==> flow/design.v <==
module regfile(clock,raddr1,rout1,raddr2,rout2,wen,waddr,win);
    input clock;    
    input wen; 
    input [15:0] win;
    input [2:0] raddr1,raddr2;
    input [2:0] waddr;
    output [15:0] rout1,rout2;
    reg [15:0] ram[7:0];
    assign rout1 = ram[raddr1];
    assign rout2 = ram[raddr2];
    always @(posedge clock) 
    begin
        ram[0]<=16'b0;
        if (wen) 
        begin
            if(waddr!=0) ram[waddr]<= win;
        end
    end
endmodule
module fetch_module(clock,reset,brbus,inst,imem_addr,imem_data);
    input clock;
    input reset;
    input [17:0]brbus;
    output [11:0]imem_addr;  
    input [15:0]imem_data;   
    output [15:0]inst;  
    reg [15:0]inst;
    reg [15:0] pc;
    wire brbus_valid;  
    wire brbus_taken;  
    wire [15:0]brbus_offset;
    assign brbus_valid=brbus[17];
    assign brbus_taken=brbus[16];
    assign brbus_offset=brbus[15:0];
    wire [15:0]rom_out;
    assign imem_addr=pc[12:1];
    assign rom_out=imem_data;
    reg rom_en;
    always @(posedge clock) begin
        if(reset==1) begin
            rom_en<=0;
        end
        else begin
            rom_en<=1;
        end
    end
    always @(posedge clock) begin
        if(reset==1) begin
            pc<=0;
        end
        else if(brbus_taken==1) begin
            pc<=pc+brbus_offset;
        end
        else if(brbus_valid==1) begin
            pc<=pc+2;
        end
    end
    always @(posedge clock) begin
        if(reset==1) begin
            inst<=0;
        end
        else begin
            inst<=(rom_en==1)? rom_out:16'h0000;
        end
    end
endmodule  
module decode_module(clock,reset,inst,ex_dest,mem_dest,wb_dest,wbbus,brbus,idbus);
    input clock;
    input reset;
    input [15:0]inst;
    input [2:0] ex_dest,mem_dest,wb_dest;
    input [19:0]wbbus;
    output [55:0]idbus;
    reg [55:0] idbus;
    output [17:0]brbus;
    wire wbbus_valid;
    wire [2:0]wbbus_dest;
    wire [15:0]wbbus_value;
    reg idbus_valid;
    wire [3:0]idbus_op;
    wire [2:0]idbus_dest;
    wire [15:0]idbus_value1;
    wire [15:0]idbus_value2;
    wire [15:0]idbus_stvalue;
    reg brbus_valid;
    reg brbus_taken;
    reg [15:0]brbus_offset;
    assign wbbus_valid=wbbus[19];
    assign wbbus_dest=wbbus[18:16];
    assign wbbus_value=wbbus[15:0];
    reg [15:0] inst_save;
    reg inst_save_valid;
    always @(posedge clock) begin
        if(reset==1) begin
            inst_save<=0;
            inst_save_valid<=1'b0;
        end
        else begin
            if(brbus_valid==1) begin
                inst_save<=0;
                inst_save_valid<=1'b0;
            end
            else if(inst_save_valid==1'b0) begin
                inst_save<=inst;
                inst_save_valid<=1'b1;
            end
        end
    end
    reg [15:0] cur_inst;
    always @(*) begin
        if(inst_save_valid==0) begin
            cur_inst<=inst;
        end
        else begin
            cur_inst<=inst_save;
        end
    end
    reg [2:0]reg_rd_addr2;
    always @(*) begin
        if(cur_inst[15:12]==4'b1011) begin  
            reg_rd_addr2<=cur_inst[11:9];
        end
        else begin
            reg_rd_addr2<=cur_inst[5:3];
        end
    end
    regfile registers(.clock(clock),.raddr1(cur_inst[8:6]),.rout1(idbus_value1),.raddr2(reg_rd_addr2),
                .rout2(idbus_value2),.wen(wbbus_valid),.waddr(wbbus_dest),.win(wbbus_value));
    assign idbus_stvalue={{11{cur_inst[5]}},cur_inst[4:0]};
    assign idbus_op=cur_inst[15:12];
    assign idbus_dest=cur_inst[11:9];
    reg reset_over;
    always @(posedge clock) begin
        if(reset==1) begin
            reset_over<=0;
        end
        else begin
            reset_over<=1;
        end
    end
    always @(*) begin
        if(reset_over==1) begin
            brbus_valid<=1'b1;
        end
        else begin
            brbus_valid<=1'b0;
        end
        if((cur_inst[8:6]!=0)&&((cur_inst[8:6]==ex_dest)||(cur_inst[8:6]==mem_dest)||(cur_inst[8:6]==wb_dest))) begin
            brbus_valid<=1'b0;
        end
        if(cur_inst[15:14]!=4'b11) begin
            if((cur_inst[11:9]!=0)&&((cur_inst[11:9]==ex_dest)||(cur_inst[11:9]==mem_dest)||(cur_inst[11:9]==wb_dest))) begin
                brbus_valid<=1'b0;
            end
            if((cur_inst[15]==1'b0)||(cur_inst[15:12]==4'b1000)) begin
                if((cur_inst[5:3]!=0)&&((cur_inst[5:3]==ex_dest)||(cur_inst[5:3]==mem_dest)||(cur_inst[5:3]==wb_dest))) begin
                    brbus_valid<=1'b0;
                end
            end
        end
    end
    always @(*) begin
        brbus_taken<=1'b0;
        brbus_offset<=16'h0000;
        if(cur_inst[15:14]==2'b11) begin  
            if((cur_inst[8:6]==0)||((cur_inst[8:6]!=ex_dest)&&(cur_inst[8:6]!=mem_dest)&&(cur_inst[8:6]!=wb_dest))) begin
                case(cur_inst[10:9])
                    2'b00: begin  
                        if(idbus_value1==0) begin
                            brbus_taken<=1'b1;
                            brbus_offset<={{11{cur_inst[5]}},cur_inst[4:0]};
                        end
                    end
                    2'b01: begin  
                        if((idbus_value1[15]==0)&&(idbus_value1[14:0]!=0)) begin
                            brbus_taken<=1'b1;
                            brbus_offset<={{11{cur_inst[5]}},cur_inst[4:0]};
                        end
                    end
                    2'b10: begin  
                        if((idbus_value1[15]==1)||(idbus_value1==0)) begin
                            brbus_taken<=1'b1;
                            brbus_offset<={{11{cur_inst[5]}},cur_inst[4:0]};
                        end
                    end
                endcase
            end
        end
    end
    always @(posedge clock) begin
        if(reset==1) begin
            idbus_valid<=0;
        end
        else begin
            idbus_valid<=brbus_valid;
        end
    end
    assign brbus[17]=brbus_valid;
    assign brbus[16]=brbus_taken;
    assign brbus[15:0]=brbus_offset;
    always @(posedge clock) begin
        if(reset==1) begin
            idbus<=0;
        end
        else begin
            idbus[55]<=brbus_valid;
            idbus[54:51]<=idbus_op;
            idbus[50:48]<=idbus_dest;
            idbus[47:32]<=idbus_value1;
            idbus[31:16]<=idbus_value2;
            idbus[15:0]<=idbus_stvalue;
        end
    end
endmodule
module alu_module(clock,reset,idbus,exbus,ex_dest);
    input clock;
    input reset;
    input [55:0]idbus;
    output [39:0]exbus;
    reg [39:0]exbus;
    output [2:0]ex_dest;
    reg [2:0]ex_dest;
    wire idbus_valid;
    wire [3:0]idbus_op;
    wire [2:0]idbus_dest;
    wire [15:0]idbus_value1;
    wire [15:0]idbus_value2;
    wire [15:0]idbus_stvalue;
    reg exbus_valid;
    reg [3:0]exbus_op;
    reg [2:0]exbus_dest;
    reg [15:0]exbus_exresult;
    reg [15:0]exbus_stvalue;
    assign idbus_valid=idbus[55];
    assign idbus_op=idbus[54:51];
    assign idbus_dest=idbus[50:48];
    assign idbus_value1=idbus[47:32];
    assign idbus_value2=idbus[31:16];
    assign idbus_stvalue=idbus[15:0];
    always @(*) begin
        if(idbus_valid==1) begin
            ex_dest<=idbus_dest;
        end
        else begin
            ex_dest<=0;
        end
    end
    always @(*) begin
        exbus_valid<=0;
        exbus_op<=0;
        exbus_dest<=0;
        exbus_exresult<=16'h0000;
        exbus_stvalue<=16'h0000;
        if(idbus_valid==1'b1) begin
            exbus_valid<=1;
            exbus_op<=idbus_op;
            exbus_dest<=idbus_dest;
            case(idbus_op)
                4'b0001: begin  
                    exbus_exresult<=idbus_value1+idbus_value2;
                end
                4'b0010: begin  
                    exbus_exresult<=idbus_value1-idbus_value2;
                end
                4'b0011: begin  
                    exbus_exresult<=idbus_value1&idbus_value2;
                end
                4'b0100: begin  
                    exbus_exresult<=idbus_value1|idbus_value2;
                end
                4'b0101: begin  
                    exbus_exresult<=~idbus_value1;
                end
                4'b0110: begin  
                    exbus_exresult<=idbus_value1<<idbus_value2[3:0];
                end
                4'b0111: begin  
                    exbus_exresult<=(~(16'hffff>>idbus_value2[3:0]))|(idbus_value1>>idbus_value2[3:0]);
                end
                4'b1000: begin  
                    exbus_exresult<=idbus_value1>>idbus_value2[3:0];
                end
                4'b1001: begin  
                    exbus_exresult<=idbus_value1+idbus_stvalue;
                end
                4'b1010: begin  
                    exbus_exresult<=idbus_value1+idbus_stvalue;
                end
                4'b1011: begin  
                    exbus_exresult<=idbus_value1+idbus_stvalue;
                    exbus_stvalue<=idbus_value2;
                end
            endcase
        end
    end
    always @(posedge clock) begin
        if(reset==1) begin
            exbus<=0;
        end
        else begin
            exbus[39]<=exbus_valid;
            exbus[38:35]<=exbus_op;
            exbus[34:32]<=exbus_dest;
            exbus[31:16]<=exbus_exresult;
            exbus[15:0]<=exbus_stvalue;
        end
    end
endmodule 
module mem_module(clock,reset,exbus,membus,mem_dest,dmem_addr,dmem_we,dmem_wdata,dmem_rdata);
    input clock;
    input reset;
    output [11:0]dmem_addr;   
    output dmem_we;           
    output [15:0]dmem_wdata;  
    input [15:0]dmem_rdata;   
    input [39:0]exbus;
    output [39:0]membus;
    reg [39:0] membus;
    output [2:0]mem_dest;
    reg [2:0]mem_dest;
    wire exbus_valid;
    wire [3:0]exbus_op;
    wire [2:0]exbus_dest;
    wire [15:0]exbus_exresult;
    wire [15:0]exbus_stvalue;
    wire membus_valid;
    wire [3:0]membus_op;
    wire [2:0]membus_dest;
    wire [15:0]membus_exresult;
    wire [15:0]membus_memresult;
    assign exbus_valid=exbus[39];
    assign exbus_op=exbus[38:35];
    assign exbus_dest=exbus[34:32];
    assign exbus_exresult=exbus[31:16];
    assign exbus_stvalue=exbus[15:0];
    always @(*) begin
        if(exbus_valid==1) begin
            mem_dest<=exbus_dest;
        end
        else begin
            mem_dest<=0;
        end
end
    reg rd_wr;  
    always @(*) begin
        rd_wr<=0;
        if(exbus_op==4'b1011) begin  
            rd_wr<=1;
        end
    end
    assign membus_valid=exbus_valid;
    assign membus_op=exbus_op;
    assign membus_dest=exbus_dest;
    assign membus_exresult=exbus_exresult;
    assign dmem_addr=exbus_exresult[11:0];
    assign dmem_we=rd_wr;
    assign dmem_wdata=exbus_stvalue;
    assign membus_memresult=dmem_rdata;
    always @(posedge clock) begin
        if(reset==1) begin
            membus<=0;
        end
        else begin
            membus[39]<=membus_valid;
            membus[38:35]<=membus_op;
            membus[34:32]<=membus_dest;
            membus[31:16]<=membus_exresult;
            membus[15:0]<=membus_memresult;
        end
    end
endmodule 
module wb_module(clock,reset,membus,wbbus,wb_dest);
    input clock;
    input reset;
    input [39:0]membus;
    output [19:0]wbbus;
    reg [19:0]wbbus;
    output [2:0]wb_dest;
    reg [2:0]wb_dest;
    wire membus_valid;
    wire [3:0]membus_op;
    wire [2:0]membus_dest;
    wire [15:0]membus_exresult;
    wire [15:0]membus_memresult;
    reg wbbus_valid;
    reg [2:0]wbbus_dest;
    reg [15:0]wbbus_value;
    assign membus_valid=membus[39];
    assign membus_op=membus[38:35];
    assign membus_dest=membus[34:32];
    assign membus_exresult=membus[31:16];
    assign membus_memresult=membus[15:0];
    always @(*) begin
        if(membus_valid==1) begin
            wb_dest<=membus_dest;
        end
        else begin
            wb_dest<=0;
        end
    end
    always @(*) begin
        wbbus_valid<=0;
        wbbus_dest<=0;
        wbbus_value<=0;
        if(membus_valid==1) begin
            if((membus_op[3]==1'b0)||((membus_op[3:2]==2'b10)&&(membus_op[1:0]!=2'b11))) begin
                wbbus_valid<=1;
                wbbus_dest<=membus_dest;
                wbbus_value<=(membus_op[3:1]==3'b101)? membus_memresult:membus_exresult;
            end
        end
    end
    always @(*) begin
        wbbus[19]<=wbbus_valid;
        wbbus[18:16]<=wbbus_dest;
        wbbus[15:0]<=wbbus_value;
    end
endmodule
module cpu(clock,reset,imem_addr,imem_data,dmem_addr,dmem_we,dmem_wdata,dmem_rdata);
    input clock;
    input reset;
    output [11:0]imem_addr;
    input [15:0]imem_data;
    output [11:0]dmem_addr;
    output dmem_we;
    output [15:0]dmem_wdata;
    input [15:0]dmem_rdata;
    wire [17:0]brbus;
    wire [15:0]inst;
    wire [2:0] ex_dest,mem_dest,wb_dest;
    wire [19:0]wbbus;
    wire [55:0]idbus;
    wire [39:0]exbus;
    wire [39:0]membus;
    fetch_module fetch(.clock(clock),.reset(reset),.brbus(brbus),.inst(inst),.imem_addr(imem_addr),.imem_data(imem_data));
    decode_module decode(.clock(clock),.reset(reset),.inst(inst),.ex_dest(ex_dest),.mem_dest(mem_dest),
                        .wb_dest(wb_dest),.wbbus(wbbus),.brbus(brbus),.idbus(idbus));
    alu_module alu(.clock(clock),.reset(reset),.idbus(idbus),.exbus(exbus),.ex_dest(ex_dest));
    mem_module mem(.clock(clock),.reset(reset),.exbus(exbus),.membus(membus),.mem_dest(mem_dest),
                   .dmem_addr(dmem_addr),.dmem_we(dmem_we),.dmem_wdata(dmem_wdata),.dmem_rdata(dmem_rdata));
    wb_module wb(.clock(clock),.reset(reset),.membus(membus),.wbbus(wbbus),.wb_dest(wb_dest));
endmodule
# --- Step by step through the tools: cpu ---
# Tool output for the design above before and after an edit, in the order of the flow.
# "before" refers to lines of the RTL above, "after" to lines of the edited file.
# "diff" is "after" less "before", of the values as shown; "rel_change_pct" is that difference over "before", in percent.
# Cell names lack the library's common part.
inputs:
  design: "cpu"
  clock_port: "clock"
  lib: "sky130hd"
  pvt_corner: "tt_025C_1v80"

# --- Edit of the RTL ---
# Unified diff, file above to edited file.
# A script made this edit. It changes what the design does and was not meant as an optimisation.
# begin of diff
@@ -407,5 +407,5 @@
                 wbbus_valid<=1;
                 wbbus_dest<=membus_dest;
-                wbbus_value<=(membus_op[3:1]==3'b101)? membus_memresult:membus_exresult;
+                wbbus_value<=membus_memresult;
             end
         end
# end of diff

# --- After elaboration ---
# Counts by Yosys on the flattened word-level netlist (proc, flatten, opt, wreduce; memories kept). Register bits leave out memories and registers merged into their read ports (data or address). Print and check cells are left out. Cells with the same type and inputs are merged into one.
# Yosys's memory passes give these memory sizes; they may raise the number of words (mostly to a power of two), join words into wider ones and drop unused or constant bits.
bits:
  columns: ["element", "before", "after", "diff", "rel_change_pct"]
  rows:
  - ["word_cells", 146, 143, -3, -2.05]
  - ["ram_bits", 128, 128, 0, 0.00]
  - ["regBits", 160, 140, -20, -12.50]
  - ["mem_count", 1, 1, 0, 0.00]
  - ["clocked_rd_ports_x_width", 16, 16, 0, 0.00]
classes:
  columns: ["element", "before", "after", "diff", "rel_change_pct"]
  rows:
  - ["n_eq", 33, 32, -1, -3.03]
  - ["logic", 11, 11, 0, 0.00]
  - ["shift", 3, 3, 0, 0.00]
  - ["addsub", 5, 5, 0, 0.00]
  - ["n_mux", 42, 41, -1, -2.38]
  - ["n_reduce_logical", 31, 31, 0, 0.00]
memory_table:
  columns: ["element", "before", "after"]
  rows:
  - ["mem_shapes", "decode.registers.ram 8 x 16 bit 2R2W", "decode.registers.ram 8 x 16 bit 2R2W"]
ops:
  columns: ["cell", "before", "after", "diff", "rel_change_pct"]
  rows:
  - ["adder 16 bit", 3, 1, -2, -66.67]
  - ["NOT 16 bit", 2, 0, -2, -100.00]
  - ["OR 16 bit", 2, 0, -2, -100.00]
  - ["adder 12 bit", 0, 2, 2, null]
  - ["NOT 12 bit", 0, 2, 2, null]
  - ["OR 12 bit", 0, 2, 2, null]
  - ["two-way mux 16 bit", 13, 12, -1, -7.69]
  - ["AND 16 bit", 1, 0, -1, -100.00]
  - ["== test 3 bit (second input constant)", 1, 0, -1, -100.00]
  - ["case mux 16 bit (select 9 bit)", 1, 0, -1, -100.00]
  - ["<< shifter 16 x 4 -> 16 bit", 1, 0, -1, -100.00]
  - ["right shift 16 x 4 -> 16 bit", 1, 0, -1, -100.00]
  - ["right shift 16 x 4 -> 16 bit (first input constant)", 1, 0, -1, -100.00]
  - ["subtractor 16 bit", 1, 0, -1, -100.00]
  - ["AND 12 bit", 0, 1, 1, null]
  - ["case mux 12 bit (select 9 bit)", 0, 1, 1, null]
  - ["<< shifter 16 x 4 -> 12 bit", 0, 1, 1, null]
  - ["right shift 16 x 4 -> 12 bit", 0, 1, 1, null]
  - ["right shift 16 x 4 -> 12 bit (first input constant)", 0, 1, 1, null]
  - ["subtractor 12 bit", 0, 1, 1, null]
  - ["two-way mux 1 bit", 18, 18, 0, 0.00]
  - ["logical OR 1 bit", 10, 10, 0, 0.00]
  - ["== test 3 bit", 9, 9, 0, 0.00]
  - ["two-way mux 3 bit", 8, 8, 0, 0.00]
  - ["== test 4 bit (second input constant)", 7, 7, 0, 0.00]
  - ["logical AND 1 bit", 7, 7, 0, 0.00]
  - ["NOT 1 bit", 6, 6, 0, 0.00]
  - ["== test 4 x 3 -> 1 bit (second input constant)", 4, 4, 0, 0.00]
# The list need not be complete.

# --- Logic depth ---
# Longest topological path by Yosys (ltp), each cell counted once; first at word level (registers and memories cut), then after technology mapping (sequential cells cut; the memories' decode and read muxes count).
logic_depth:
  columns: ["element", "before", "after", "diff", "rel_change_pct"]
  rows:
  - ["word_depth", 12, 12, 0, 0.00]
  - ["abc_area", "0", "0", null, null]
  - ["depth_mapped", 25, 24, -1, -4.00]

# --- Synthesis result ---
# The flow's flattened synthesis, as Yosys stat reports it; memories are mapped. The netlist is that of the ABC_AREA named above (0 if unset); the other value can give another one.
types:
  columns: ["cell", "before", "after", "diff", "rel_change_pct"]
  rows:
  - ["nand2_1", 106, 66, -40, -37.74]
  - ["nor2_1", 196, 170, -26, -13.27]
  - ["dfxtp_1", 189, 169, -20, -10.58]
  - ["a21oi_1", 107, 90, -17, -15.89]
  - ["nor2b_1", 52, 35, -17, -32.69]
  - ["o21ai_0", 95, 81, -14, -14.74]
  - ["nand4_1", 7, 20, 13, 185.71]
  - ["and2_1", 46, 57, 11, 23.91]
  - ["xnor2_1", 35, 25, -10, -28.57]
  - ["a211oi_1", 18, 10, -8, -44.44]
  - ["a221oi_1", 18, 10, -8, -44.44]
  - ["buf_1", 11, 4, -7, -63.64]
  - ["mux2i_1", 80, 74, -6, -7.50]
  - ["inv_1", 21, 15, -6, -28.57]
  - ["a221o_1", 10, 4, -6, -60.00]
  - ["nand3_1", 26, 21, -5, -19.23]
  - ["a31o_2", 0, 5, 5, null]
  - ["ha_1", 32, 28, -4, -12.50]
# The list need not be complete.
synth_totals:
  columns: ["element", "before", "after", "diff", "rel_change_pct"]
  rows:
  - ["sequential_area_um2", 7146.9, 6746.5, -400.4, -5.60]
  - ["mapped_cells", 1587, 1413, -174, -10.96]
  - ["synth_area_um2", 15745.1, 14547.7, -1197.4, -7.60]
  - ["ff_cells", 301, 281, -20, -6.64]
  - ["buffers", 136, 127, -9, -6.62]
# By module: a second synthesis without flattening, with its own total; a netlist apart from the flattened one above.
hier_totals:
  columns: ["element", "before", "after", "diff", "rel_change_pct"]
  rows:
  - ["hier_cells", 1488, 1477, -11, -0.74]
  - ["area_unflattened_um2", 16712.3, 16896.2, 183.9, 1.10]
# Rows give one instance, submodules left out.
modules_before:
  columns: ["module", "area_um2", "cells", "n_inst"]
  rows:
  - ["regfile", 5883.1, 255, 1]
  - ["alu_module", 4508.1, 600, 1]
  - ["decode_module", 2786.4, 263, 1]
  - ["fetch_module", 1747.9, 188, 1]
  - ["mem_module", 1395.1, 116, 1]
  - ["wb_module", 391.6, 66, 1]
  - ["cpu", 0.0, 0, 1]
modules_after:
  columns: ["module", "area_um2", "cells", "n_inst"]
  rows:
  - ["regfile", 5883.1, 255, 1]
  - ["alu_module", 4753.3, 608, 1]
  - ["decode_module", 2786.4, 263, 1]
  - ["fetch_module", 1747.9, 188, 1]
  - ["mem_module", 1395.1, 116, 1]
  - ["wb_module", 330.3, 47, 1]
  - ["cpu", 0.0, 0, 1]

# --- Path before layout ---
# OpenSTA on the mapped netlist: ideal clock, no wires. The path of least setup slack (recovery checks aside). Input and output delay are each 20% of the period. Register names are those of the netlist, which keeps one name where synthesis merged equal registers.
synth_timing:
  columns: ["element", "before", "after", "diff", "rel_change_pct"]
  rows:
  - ["path_kind", "reg-to-reg", "reg-to-reg", null, null]
  - ["start", "register decode.inst_save_valid", "register decode.inst_save[6]", null, null]
  - ["end", "register fetch.pc[12]", "register fetch.pc[12]", null, null]
  - ["driving_pins", 26, 25, -1, -3.85]
  - ["path_buffers", 5, 4, -1, -20.00]
  - ["required_ns", 7.927, 7.905, -0.022, -0.28]
  - ["arrival_time_ns", 5.085, 5.128, 0.043, 0.85]
  - ["delay_ns", 5.158, 5.223, 0.065, 1.26]
  - ["tclk_ns", 8.0, 8.0, 0.0, 0.00]
  - ["setup_time_ns", 0.073, 0.095, 0.022, null]
  - ["setup_slack_ns", 2.842, 2.776, -0.066, null]
  - ["period_less_setup_slack_ns", 5.158, 5.224, 0.066, 1.28]
# "delay_ns" is the arrival time less input delay plus setup time.
# "driving_pins" counts driving pins, that of a launching flip-flop among them; a cell with two outputs on the path counts twice.
# "period_less_setup_slack_ns" is the clock period less the worst setup slack; recovery checks do not enter. This is arithmetic on one report: input and output delays are still those of the set period (20% each).
# Between the ends stands the longest chain of elaborated cells between them, by number of cells; it is not shown to be the way that was timed. Of several equally long chains one is given.
# Each line given opens the expression or statement behind the cell; cells for indexed reads and writes are added by Yosys, which also makes memories of some case tables.
# A register here has more assigning lines than the two given.
synth_via_before:
  cell_sequence: "dfxtp_1 buf_6 mux2_4 buf_4 buf_2 mux2i_1 o22ai_1 a21oi_1 nand4_1 nor4_2 mux2i_1 and2_1 buf_2 buf_6 nor2_1 ha_1 fa_1 a21oi_1 o21ai_0 and2_1 o41ai_1 o21ai_0 o41ai_1 xor2_1 a211o_1 o211ai_2"
  elab_chain_cells: 12
  cone_cells: 64
  cone_classes: "1 x add/sub; 17 x eq/ne; 20 x mux; 2 x logic; 23 x reduce/logical; 1 x memory"
synth_lines_before:
  columns: ["element", "line", "text"]
  rows:
  - ["from (decl)", 92, "reg inst_save_valid;"]
  - ["from (assign)", 96, "inst_save_valid<=1'b0;"]
  - ["from (assign)", 101, "inst_save_valid<=1'b0;"]
  - ["two-way mux 16 bit", 111, "if(inst_save_valid==0) begin"]
  - ["== test 3 bit", 148, "if((cur_inst[8:6]!=0)&&((cur_inst[8:6]==ex_dest)||(cur_inst[8:6]==mem_dest)||(cur_inst[8:6]==wb_dest))) begin"]
  - ["logical OR 1 bit x2", 148, null]
  - ["logical AND 1 bit", 148, null]
  - ["two-way mux 1 bit", 148, null]
  - ["two-way mux 1 bit", 152, "if((cur_inst[11:9]!=0)&&((cur_inst[11:9]==ex_dest)||(cur_inst[11:9]==mem_dest)||(cur_inst[11:9]==wb_dest))) be ..."]
  - ["two-way mux 1 bit", 156, "if((cur_inst[5:3]!=0)&&((cur_inst[5:3]==ex_dest)||(cur_inst[5:3]==mem_dest)||(cur_inst[5:3]==wb_dest))) begin"]
  - ["two-way mux 1 bit", 155, "if((cur_inst[15]==1'b0)||(cur_inst[15:12]==4'b1000)) begin"]
  - ["two-way mux 1 bit", 151, "if(cur_inst[15:14]!=4'b11) begin"]
  - ["two-way mux 16 bit", 54, "else if(brbus_valid==1) begin"]
  - ["two-way mux 16 bit", 51, "else if(brbus_taken==1) begin"]
  - ["to (assign)", 52, "pc<=pc+brbus_offset;"]
  - ["to (assign)", 55, "pc<=pc+2;"]
  - ["to (decl)", 28, "reg [15:0] pc;"]
synth_via_after:
  cell_sequence: "dfxtp_1 clkbuf_1 mux2_4 buf_6 buf_2 mux2i_1 o22ai_1 a21oi_1 nand4_1 nor4_4 mux2_4 nor2_4 buf_6 nor2_1 ha_1 fa_1 a21o_1 a21o_1 a2111oi_0 nor3_1 a41o_1 o41ai_1 xor2_1 o211ai_1 o311ai_1"
  elab_chain_cells: 12
  cone_cells: 42
  cone_classes: "1 x add/sub; 6 x eq/ne; 20 x mux; 1 x logic; 13 x reduce/logical; 1 x memory"
synth_lines_after:
  columns: ["element", "line", "text"]
  rows:
  - ["from (decl)", 91, "reg [15:0] inst_save;"]
  - ["from (assign)", 95, "inst_save<=0;"]
  - ["from (assign)", 104, "inst_save<=inst;"]
  - ["two-way mux 16 bit", 111, "if(inst_save_valid==0) begin"]
  - ["== test 3 bit", 148, "if((cur_inst[8:6]!=0)&&((cur_inst[8:6]==ex_dest)||(cur_inst[8:6]==mem_dest)||(cur_inst[8:6]==wb_dest))) begin"]
  - ["logical OR 1 bit x2", 148, null]
  - ["logical AND 1 bit", 148, null]
  - ["two-way mux 1 bit", 148, null]
  - ["two-way mux 1 bit", 152, "if((cur_inst[11:9]!=0)&&((cur_inst[11:9]==ex_dest)||(cur_inst[11:9]==mem_dest)||(cur_inst[11:9]==wb_dest))) be ..."]
  - ["two-way mux 1 bit", 156, "if((cur_inst[5:3]!=0)&&((cur_inst[5:3]==ex_dest)||(cur_inst[5:3]==mem_dest)||(cur_inst[5:3]==wb_dest))) begin"]
  - ["two-way mux 1 bit", 155, "if((cur_inst[15]==1'b0)||(cur_inst[15:12]==4'b1000)) begin"]
  - ["two-way mux 1 bit", 151, "if(cur_inst[15:14]!=4'b11) begin"]
  - ["two-way mux 16 bit", 54, "else if(brbus_valid==1) begin"]
  - ["two-way mux 16 bit", 51, "else if(brbus_taken==1) begin"]
  - ["to (assign)", 52, "pc<=pc+brbus_offset;"]
  - ["to (assign)", 55, "pc<=pc+2;"]
  - ["to (decl)", 28, "reg [15:0] pc;"]

# --- Worst path after layout ---
# From the final timing report of each run of pair A: the path of least setup slack in the routed layout; clock arrival at registers is part of the times.
layout_timing:
  columns: ["element", "before", "after", "diff", "rel_change_pct"]
  rows:
  - ["path_kind", "reg-to-reg", "reg-to-reg", null, null]
  - ["start", "register decode.inst_save[6]", "register fetch.inst[6]", null, null]
  - ["end", "register fetch.pc[12]", "register fetch.pc[12]", null, null]
  - ["tclk_ns", 8.0, 8.0, 0.0, 0.00]
  - ["required_ns", 8.38, 8.47, 0.09, 1.07]
  - ["setup_time_ns", 0.14, 0.09, -0.05, null]
  - ["path_buffers", 1, 0, -1, -100.00]
  - ["arrival_time_ns", 7.40, 7.17, -0.23, -3.11]
  - ["driving_pins", 21, 19, -2, -9.52]
  - ["setup_slack_ns", 0.97, 1.29, 0.32, null]
# Between the ends stands the longest chain of elaborated cells between them, by number of cells; it is not shown to be the way that was timed. Of several equally long chains one is given.
# A register here has more assigning lines than the two given.
layout_via_before:
  cell_sequence: "dfxtp_1 mux2_4 mux4_2 mux2i_1 nand4_1 nor4_2 mux2i_1 buf_4 and2_1 nor2_1 ha_1 fa_1 a21oi_1 o21ai_0 and2_1 o41ai_1 o21ai_0 o41ai_1 xor2_1 a211o_1 o211ai_2"
  elab_chain_cells: 12
  cone_cells: 42
  cone_classes: "1 x add/sub; 6 x eq/ne; 20 x mux; 1 x logic; 13 x reduce/logical; 1 x memory"
layout_lines_before:
  columns: ["element", "line", "text"]
  rows:
  - ["from (decl)", 91, "reg [15:0] inst_save;"]
  - ["from (assign)", 95, "inst_save<=0;"]
  - ["from (assign)", 104, "inst_save<=inst;"]
  - ["two-way mux 16 bit", 111, "if(inst_save_valid==0) begin"]
  - ["== test 3 bit", 148, "if((cur_inst[8:6]!=0)&&((cur_inst[8:6]==ex_dest)||(cur_inst[8:6]==mem_dest)||(cur_inst[8:6]==wb_dest))) begin"]
  - ["logical OR 1 bit x2", 148, null]
  - ["logical AND 1 bit", 148, null]
  - ["two-way mux 1 bit", 148, null]
  - ["two-way mux 1 bit", 152, "if((cur_inst[11:9]!=0)&&((cur_inst[11:9]==ex_dest)||(cur_inst[11:9]==mem_dest)||(cur_inst[11:9]==wb_dest))) be ..."]
  - ["two-way mux 1 bit", 156, "if((cur_inst[5:3]!=0)&&((cur_inst[5:3]==ex_dest)||(cur_inst[5:3]==mem_dest)||(cur_inst[5:3]==wb_dest))) begin"]
  - ["two-way mux 1 bit", 155, "if((cur_inst[15]==1'b0)||(cur_inst[15:12]==4'b1000)) begin"]
  - ["two-way mux 1 bit", 151, "if(cur_inst[15:14]!=4'b11) begin"]
  - ["two-way mux 16 bit", 54, "else if(brbus_valid==1) begin"]
  - ["two-way mux 16 bit", 51, "else if(brbus_taken==1) begin"]
  - ["to (assign)", 52, "pc<=pc+brbus_offset;"]
  - ["to (assign)", 55, "pc<=pc+2;"]
  - ["to (decl)", 28, "reg [15:0] pc;"]
layout_via_after:
  cell_sequence: "dfxtp_1 mux2_4 mux4_2 mux2i_1 nand4_1 nor4_4 mux2_4 nor2_4 nor2_1 ha_1 fa_1 a21o_1 a21o_1 a2111oi_0 nor3_1 a41o_1 o41ai_1 xor2_1 o311ai_1"
  elab_chain_cells: 12
  cone_cells: 42
  cone_classes: "1 x add/sub; 6 x eq/ne; 20 x mux; 1 x logic; 13 x reduce/logical; 1 x memory"
layout_lines_after:
  columns: ["element", "line", "text"]
  rows:
  - ["from (decl)", 26, "output [15:0]inst;"]
  - ["from (assign)", 60, "inst<=0;"]
  - ["from (assign)", 63, "inst<=(rom_en==1)? rom_out:16'h0000;"]
  - ["two-way mux 16 bit", 111, "if(inst_save_valid==0) begin"]
  - ["== test 3 bit", 148, "if((cur_inst[8:6]!=0)&&((cur_inst[8:6]==ex_dest)||(cur_inst[8:6]==mem_dest)||(cur_inst[8:6]==wb_dest))) begin"]
  - ["logical OR 1 bit x2", 148, null]
  - ["logical AND 1 bit", 148, null]
  - ["two-way mux 1 bit", 148, null]
  - ["two-way mux 1 bit", 152, "if((cur_inst[11:9]!=0)&&((cur_inst[11:9]==ex_dest)||(cur_inst[11:9]==mem_dest)||(cur_inst[11:9]==wb_dest))) be ..."]
  - ["two-way mux 1 bit", 156, "if((cur_inst[5:3]!=0)&&((cur_inst[5:3]==ex_dest)||(cur_inst[5:3]==mem_dest)||(cur_inst[5:3]==wb_dest))) begin"]
  - ["two-way mux 1 bit", 155, "if((cur_inst[15]==1'b0)||(cur_inst[15:12]==4'b1000)) begin"]
  - ["two-way mux 1 bit", 151, "if(cur_inst[15:14]!=4'b11) begin"]
  - ["two-way mux 16 bit", 54, "else if(brbus_valid==1) begin"]
  - ["two-way mux 16 bit", 51, "else if(brbus_taken==1) begin"]
  - ["to (assign)", 52, "pc<=pc+brbus_offset;"]
  - ["to (assign)", 55, "pc<=pc+2;"]
  - ["to (decl)", 28, "reg [15:0] pc;"]

# --- Layout results ---
# Runs of the flow (Yosys, OpenROAD) on both versions; the two runs of a pair have the same settings. The constraints put input and output delay at 20% of the set period each and load the outputs with 0.01 pF.
flow_settings_pair_A:
  CORE_UTILIZATION: 40
  period_ns: 8.0
  CAP_MARGIN: 20
  CORE_MARGIN: 2
  SLEW_MARGIN: 20
measured_pair_A:
  columns: ["element", "before", "after", "diff", "rel_change_pct"]
  rows:
  - ["power_uw", 3777, 3396, -381, -10.09]
  - ["synthesis_area_um2", 15745.1, 14547.7, -1197.4, -7.60]
  - ["worst_setup_slack_ns", 0.973, 1.294, 0.321, null]
  - ["achievedPeriod_ns", 7.027, 6.706, -0.321, -4.57]
  - ["layout_stdcell_area_um2", 17928.4, 16515.8, -1412.6, -7.88]
  - ["total_die_area_um2", 40965.8, 37910.0, -3055.8, -7.46]
  - ["post_route_util_frac", 0.463, 0.463, 0.000, null]
  - ["timing.hold.ws_ns", 0.451, 0.434, -0.017, null]
  - ["tns_ns", 0.000, 0.000, 0.000, null]
flow_settings_pair_B:
  ABC_AREA: 0
  CELL_PAD_IN_SITES_DETAIL_PLACEMENT: 0
  CORE_UTILIZATION: 63
  GPL_ROUTABILITY_DRIVEN: 1
  HOLD_SLACK_MARGIN: -0.04
  PLACE_DENSITY_LB_ADDON: 0.25
  SLEW_MARGIN: 15
  TNS_END_PERCENT: 40
  period_ns: 7.23
  CAP_MARGIN: 20
  CORE_MARGIN: 2
measured_pair_B:
  columns: ["element", "before", "after", "diff", "rel_change_pct"]
  rows:
  - ["power_uw", 3999, 3588, -411, -10.28]
  - ["synthesis_area_um2", 15745.1, 14547.7, -1197.4, -7.60]
  - ["worst_setup_slack_ns", 0.612, 0.599, -0.013, null]
  - ["achievedPeriod_ns", 6.618, 6.631, 0.013, 0.20]
  - ["layout_stdcell_area_um2", 17558.1, 16146.7, -1411.4, -8.04]
  - ["total_die_area_um2", 26273.2, 24323.5, -1949.7, -7.42]
  - ["post_route_util_frac", 0.718, 0.713, -0.005, null]
  - ["timing.hold.ws_ns", 0.441, 0.441, 0.000, null]
  - ["tns_ns", 0.000, 0.000, 0.000, null]
# By "achievedPeriod_ns" is meant the clock period of the run minus its worst setup slack. This is arithmetic on one report: input and output delays are still those of the set period (20% each).
# "power_uw": no workload was simulated; the value follows from the tool's default switching activity.
